==> flow/design.v <==
module ControlUnit(
  input  [5:0] io_opcode,
  output       io_output0,
  output       io_output1,
  output       io_output2,
  output       io_output3,
  output       io_output4,
  output       io_output5
);
  assign io_output0 = io_opcode[0];
  assign io_output1 = io_opcode[1];
  assign io_output2 = io_opcode[2];
  assign io_output3 = io_opcode[3];
  assign io_output4 = io_opcode[4];
  assign io_output5 = io_opcode[5];
endmodule
module ALU(
  input  [5:0]  io_sel,
  input  [31:0] io_oper1,
  input  [31:0] io_oper2,
  output reg        io_comparisonResult,
  output reg [31:0] io_result
);
  wire [63:0] product = io_oper1 * io_oper2;
  always @(*) begin
    io_result = 32'h0;
    io_comparisonResult = 1'b0;
    case (io_sel)
      6'b010000: io_result = io_oper1 + io_oper2;           
      6'b010001: io_result = io_oper1 + io_oper2;           
      6'b010010: io_result = io_oper1 - io_oper2;           
      6'b100000: io_result = product[31:0];                 
      6'b000100: io_comparisonResult = 1'b1;                
      6'b000101: io_comparisonResult = io_oper1 == io_oper2;  
      6'b000110: io_comparisonResult = io_oper1 < io_oper2;   
      6'b001000: io_result = io_oper2;                      
      6'b001001: io_result = io_oper1;                      
      6'b001010: io_result = io_oper1;                      
      default: ;
    endcase
  end
endmodule
module RegisterFile(
  input         clock,
  input  [4:0]  io_aSel,
  input  [4:0]  io_bSel,
  input  [31:0] io_writeData,
  input  [4:0]  io_writeSel,
  input         io_writeEnable,
  output [31:0] io_a,
  output [31:0] io_b
);
  reg [31:0] regs [0:31];
  always @(posedge clock) begin
    if (io_writeEnable) begin
      regs[io_writeSel] <= io_writeData;
    end
  end
  assign io_a = regs[io_aSel];
  assign io_b = regs[io_bSel];
endmodule
module ProgramCounter(
  input         clock,
  input         reset,
  input         io_stop,
  input         io_jump,
  input         io_run,
  input  [15:0] io_programCounterJump,
  output [15:0] io_programCounter
);
  reg  [15:0] countReg;
  wire [15:0] adderOutput = countReg + 16'h1;
  wire        stopped = io_stop | ~io_run;
  assign io_programCounter = countReg;
  always @(posedge clock) begin
    if (reset) begin
      countReg <= 16'h0;
    end else if (!stopped) begin
      if (io_jump) begin
        countReg <= io_programCounterJump;
      end else begin
        countReg <= adderOutput;
      end
    end
  end
endmodule
module CPUTop(
  input         clock,
  input         reset,
  input         run,
  output        done,
  output [15:0] imem_addr,
  input  [31:0] imem_rdata,
  output [15:0] dmem_addr,
  input  [31:0] dmem_rdata,
  output        dmem_we,
  output [31:0] dmem_wdata
);
  wire [15:0] pc;
  wire [31:0] instruction = imem_rdata;
  wire [5:0]  opcode = instruction[31:26];
  wire [15:0] data = instruction[15:0];
  wire cu0, cu1, cu2, cu3, cu4, cu5;
  wire [31:0] regA, regB, aluResult;
  wire        cmp;
  wire isSD  = opcode == 6'b001001;
  wire isLD  = opcode == 6'b001010;
  wire isEND = opcode == 6'b111111;
  wire isImm = (opcode == 6'b010000) | (opcode == 6'b001000);
  ControlUnit controlUnit(
    .io_opcode(opcode),
    .io_output0(cu0), .io_output1(cu1), .io_output2(cu2),
    .io_output3(cu3), .io_output4(cu4), .io_output5(cu5)
  );
  wire swapSel = cu2 | isSD;
  wire [4:0] aSel = swapSel ? instruction[25:21] : instruction[20:16];
  wire [4:0] bSel = swapSel ? instruction[20:16] : instruction[15:11];
  wire active = run & ~reset;
  wire regWE = active & (isLD | ((cu5 | cu4 | cu3) & ~isSD & ~isEND));
  wire [31:0] regWD = (isSD | isLD) ? dmem_rdata : aluResult;
  RegisterFile registerFile(
    .clock(clock),
    .io_aSel(aSel), .io_bSel(bSel),
    .io_writeData(regWD), .io_writeSel(instruction[25:21]),
    .io_writeEnable(regWE),
    .io_a(regA), .io_b(regB)
  );
  ALU alu(
    .io_sel(opcode),
    .io_oper1(regA),
    .io_oper2(isImm ? {16'h0, data} : regB),
    .io_comparisonResult(cmp),
    .io_result(aluResult)
  );
  ProgramCounter programCounter(
    .clock(clock), .reset(reset),
    .io_stop(isEND),
    .io_jump(cu2 & cmp),
    .io_run(run),
    .io_programCounterJump(data),
    .io_programCounter(pc)
  );
  assign imem_addr  = pc;
  assign dmem_addr  = isLD ? regA[15:0] : regB[15:0];
  assign dmem_we    = active & isSD;
  assign dmem_wdata = aluResult;
  assign done       = ~run | isEND;
endmodule
# Reports on CPUTop
# What the tools print for CPUTop, step after step.
# Lines are those of the file above, counted from 1.
# Cell names lack the library's common part.
# The mark -- stands for no value.
# setup
design,CPUTop
clk_port,clock
lib,sky130hd
lib_corner,tt_025C_1v80

# Word-level counts
# Source: Yosys, flattened and elaborated, memories not mapped. Widths are those after wreduce; folded enables and synchronous resets count as part of the registers. Registers that Yosys merges into a memory's read port (data or address) are not register bits. Print and check cells do not count. Equal cells are merged and count once.
# Yosys's memory passes give these memory sizes; they may raise the number of words (mostly to a power of two), join words into wider ones and drop unused or constant bits.
# op_classes
n_addsub,3
multipliers,1
n_div,0
compare,1
n_eq,12
n_shift,0
mux,11
logic,17
reduce_logical,2
# op_table
operator,n
multiplier 32 x 32 -> 32 bit,1
parallel mux 32 bit (select 5 bit),1
two-way mux 32 bit,3
adder 32 bit,1
subtractor 32 bit,1
< comparator 32 bit,1
== test 32 bit,1
two-way mux 16 bit,2
== test 6 x 3 -> 1 bit (second input constant),3
== test 6 x 4 -> 1 bit (second input constant),3
== test 6 x 5 -> 1 bit (second input constant),3
adder 16 x 1 -> 16 bit (second input constant),1
two-way mux 5 bit,3
== test 6 bit (second input constant),2
OR 1 bit,7
bitwise AND 1 bit,6
inverter 1 bit,4
OR reduction 2 bit,2
parallel mux 1 bit (select 3 bit),1
two-way mux 1 bit,1
# word_totals
regBits,16
latch_bits,0
ramBits,1024
rom_bits,0
clocked_rd_ports_x_width,0
memories,1
output_inout_bits,66
elab_cells,49
# mem_list
memory,size,word_bits,rd,wr,line,source
registerFile.regs,32,32,2,1,53,reg [31:0] regs [0:31];

# Logic depth
# Longest topological path by Yosys (ltp), each cell counted once; first at word level (registers and memories cut), then after technology mapping (sequential cells cut; the memories' decode and read muxes count).
# logic_depth
word_depth,7
abc_area,0
mapped_depth,48
depth_no_buf,38

# Mapped cells and area
# The flow's flattened synthesis, as Yosys stat reports it; memories are mapped. The netlist is that of the ABC_AREA named above (0 if unset); the other value can give another one.
# The area totals of this step are shown rounded.
# by_type
type,n,area_total_um2
edfxtp_1,1024,3.07E+04
fa_1,410,8.21E+03
nand2_1,1603,6.02E+03
ha_1,188,2.35E+03
mux2i_1,198,1.98E+03
inv_1,511,1918.09
nand3_1,376,1.88E+03
nor2_1,488,1.83E+03
a211oi_1,197,1.48E+03
and3_1,237,1.48E+03
buf_2,207,1.04E+03
a31oi_1,156,975.936
a311oi_1,108,945.907
a21oi_1,184,920.883
clkbuf_1,179,671.894
o21ai_0,109,545.523
xnor2_1,60,525.504
buf_4,59,442.925
# Other cell types: 85; their cells: 905.
# synth_totals
mapped_cells,7199
area_um2,71600
ffs,1040
buffers,507
# By module: a second synthesis without flattening, with its own total; a netlist apart from the flattened one above.
# unflattened
hier_cells,5985
hier_area_um2,70900
# Each row is one instance without its submodules.
# by_module
module,instances,cells,area_um2,mod_seq_area_um2
RegisterFile,1,3386,48800,30700
ALU,1,2341,19800,0.0
CPUTop,1,117,1300,0.0
ProgramCounter,1,135,1050,320
ControlUnit,1,6,45.0,0.0

# Path before layout
# Source: OpenSTA report_checks on the synthesized netlist (no wires, ideal clock, input and output delay 20% of the period each), path of least setup slack; recovery checks are left aside. Register names are those of the netlist, which keeps one name where synthesis merged equal registers.
# synth_path
kind,input to output
startpoint,in imem_rdata[30]
endpoint,out dmem_wdata[30]
period_ns,17.5
in_delay_ns,3.500
out_delay_ns,3.500
arrival_time_ns,13.421
t_required_ns,14.000
slack_ns,0.579
path_delay_ns,9.921
stages,41
n_path_buf,7
period_less_setup_slack_ns,16.921
# "path_delay_ns" = arrival - input delay + setup time.
# A path that ends at an output port has no setup time.
# "stages" counts driving pins, that of a launching flip-flop among them; a cell with two outputs on the path counts twice.
# "period_less_setup_slack_ns" is the clock period less the worst setup slack; recovery checks do not enter. This is arithmetic on one report: input and output delays are still those of the set period (20% each).
# The rows between start and end are the longest chain of elaborated cells between them; the timing report does not say that the signal goes this way. Where chains are equally long, one stands for them.
# A line is the first line of the expression or statement that the cell stems from. Yosys adds cells for indexed reads and writes and turns some case tables into memories.
# The chain passes a memory read, where the word-level depth is cut; so it can be longer than that depth.
# synth_via
path_cell_list,buf_2 -> nor3_4 -> mux2_4 -> nand2_1 -> buf_6 -> buf_6 -> buf_2 -> buf_2 -> clkbuf_1 -> nand2_1 -> a311oi_1 -> a31o_2 -> o22ai_1 -> a211oi_1 -> clkinv_1 -> clkbuf_1 -> nor2_1 -> fa_1 -> [... 5 more ...] -> fa_1 -> inv_1 -> fa_1 -> inv_1 -> fa_1 -> fa_1 -> ha_1 -> o21a_1 -> o21ai_0 -> nand2b_1 -> a31oi_1 -> o21ai_0 -> a41o_1 -> or2_2 -> a2111oi_0 -> mux2_2 -> nor4_1 -> o21ai_0
elab_chain_len,7
cells_between,19
classes_between,2 x add/sub; 1 x mul; 7 x eq/ne; 4 x mux; 2 x logic; 2 x reduce/logical; 1 x memory
# synth_lines
element,line,source
from (decl),93,"input  [31:0] imem_rdata,"
== test 6 x 4 -> 1 bit,106,wire isSD  = opcode == 6'b001001;
OR 1 bit,115,wire swapSel = cu2 | isSD;
two-way mux 5 bit,117,wire [4:0] bSel = swapSel ? instruction[20:16] : instruction[15:11];
memory read (32 x 32 bit),53,reg [31:0] regs [0:31];
two-way mux 32 bit,131,".io_oper2(isImm ? {16'h0, data} : regB),"
multiplier 32 x 32 -> 32 bit,24,
parallel mux 32 bit (select 5 bit),28,case (io_sel)
to (decl),97,output [31:0] dmem_wdata

# Worst path after layout
# Path of least setup slack in the final report of record 1 (OpenROAD, finished layout, wires in). Where an end is a register, its clock arrival counts in the times.
# layout_path
kind,input to output
startpoint,in imem_rdata[29]
endpoint,out dmem_wdata[26]
period_ns,17.5
in_delay_ns,3.50
out_delay_ns,3.50
arrival_time_ns,14.37
t_required_ns,14.00
slack_ns,-0.37
stages,39
n_path_buf,10
# The rows between start and end are the longest chain of elaborated cells between them; the timing report does not say that the signal goes this way. Where chains are equally long, one stands for them.
# The chain passes a memory read, where the word-level depth is cut; so it can be longer than that depth.
# layout_via
path_cell_list,buf_4 -> and2_4 -> buf_4 -> o21ai_2 -> nor2_4 -> buf_6 -> buf_8 -> buf_8 -> buf_8 -> nand2_1 -> a31oi_4 -> a221oi_4 -> a211oi_4 -> clkinv_4 -> clkbuf_16 -> buf_6 -> buf_8 -> nor2_4 -> [... 3 more ...] -> fa_1 -> fa_1 -> inv_2 -> fa_1 -> fa_1 -> fa_1 -> fa_1 -> ha_4 -> a21oi_2 -> nor2b_1 -> o21ai_0 -> o21ai_1 -> a41o_1 -> or2_4 -> xor2_2 -> a22oi_2 -> nand2_1 -> clkdlybuf4s50_1
elab_chain_len,7
cells_between,19
classes_between,2 x add/sub; 1 x mul; 7 x eq/ne; 4 x mux; 2 x logic; 2 x reduce/logical; 1 x memory
# layout_lines
element,line,source
from (decl),93,"input  [31:0] imem_rdata,"
== test 6 x 4 -> 1 bit,106,wire isSD  = opcode == 6'b001001;
OR 1 bit,115,wire swapSel = cu2 | isSD;
two-way mux 5 bit,117,wire [4:0] bSel = swapSel ? instruction[20:16] : instruction[15:11];
memory read (32 x 32 bit),53,reg [31:0] regs [0:31];
two-way mux 32 bit,131,".io_oper2(isImm ? {16'h0, data} : regB),"
multiplier 32 x 32 -> 32 bit,24,
parallel mux 32 bit (select 5 bit),28,case (io_sel)
to (decl),97,output [31:0] dmem_wdata

# Top module CPUTop; platform sky130hd; tools Yosys and OpenROAD; 4 stored runs in no particular order. Input and output delays are each 20% of the period that was set; the output load is 0.01 pF.
# By "timing.achieved_period_ns" is meant the clock period of the run minus its worst setup slack. This is arithmetic on one report: input and output delays are still those of the set period (20% each).
# "worst_path_ns" = time allowed to the worst setup path (clock period - input delay - output delay, where it has them) - its slack; a late launch clock adds to it, a late capture clock takes from it.
# Results are given in rounded form.
# Settings: - = not set for that run.
run,CTS_CLUSTER_SIZE,GPL_TIMING_DRIVEN,MAX_ROUTING_LAYER,period_ns,CAP_MARGIN,CORE_MARGIN,CORE_UTILIZATION,SLEW_MARGIN,HOLD_SLACK_MARGIN,CELL_PAD_IN_SITES_GLOBAL_PLACEMENT,CORE_ASPECT_RATIO,CTS_CLUSTER_DIAMETER,GPL_ROUTABILITY_DRIVEN,PLACE_DENSITY_LB_ADDON,TNS_END_PERCENT,ABC_AREA,timing.achieved_period_ns,fin_ws_ns,synthesis_area_um2,timing.hold.ws_ns,die_um2,worst_path_ns,path_kind,final_setup_tns_ns,cell_area_final_um2
record 1,59,0,met4,17.5,20,2,40,20,-,-,-,-,-,-,-,-,17.866,-0.366,71600,0.514,182000,10.87,input to output,-1.88,93800
record 2,59,1,met4,17.3,20,2,40,20,0.29,-,-,-,-,-,-,-,17.089,0.211,71600,0.516,182000,10.17,input to output,0.000,89600
record 3,62,-,-,11.4,20,2,32,20,0.3,3,0.84,204,0,0.18,85,-,14.601,-3.20,71600,0.525,228000,10.04,input to output,-190,95100
record 4,-,-,-,11.3,20,2,65,20,-,-,-,-,-,-,35,0,14.601,-3.30,71600,0.513,113000,10.08,input to output,-336,92500
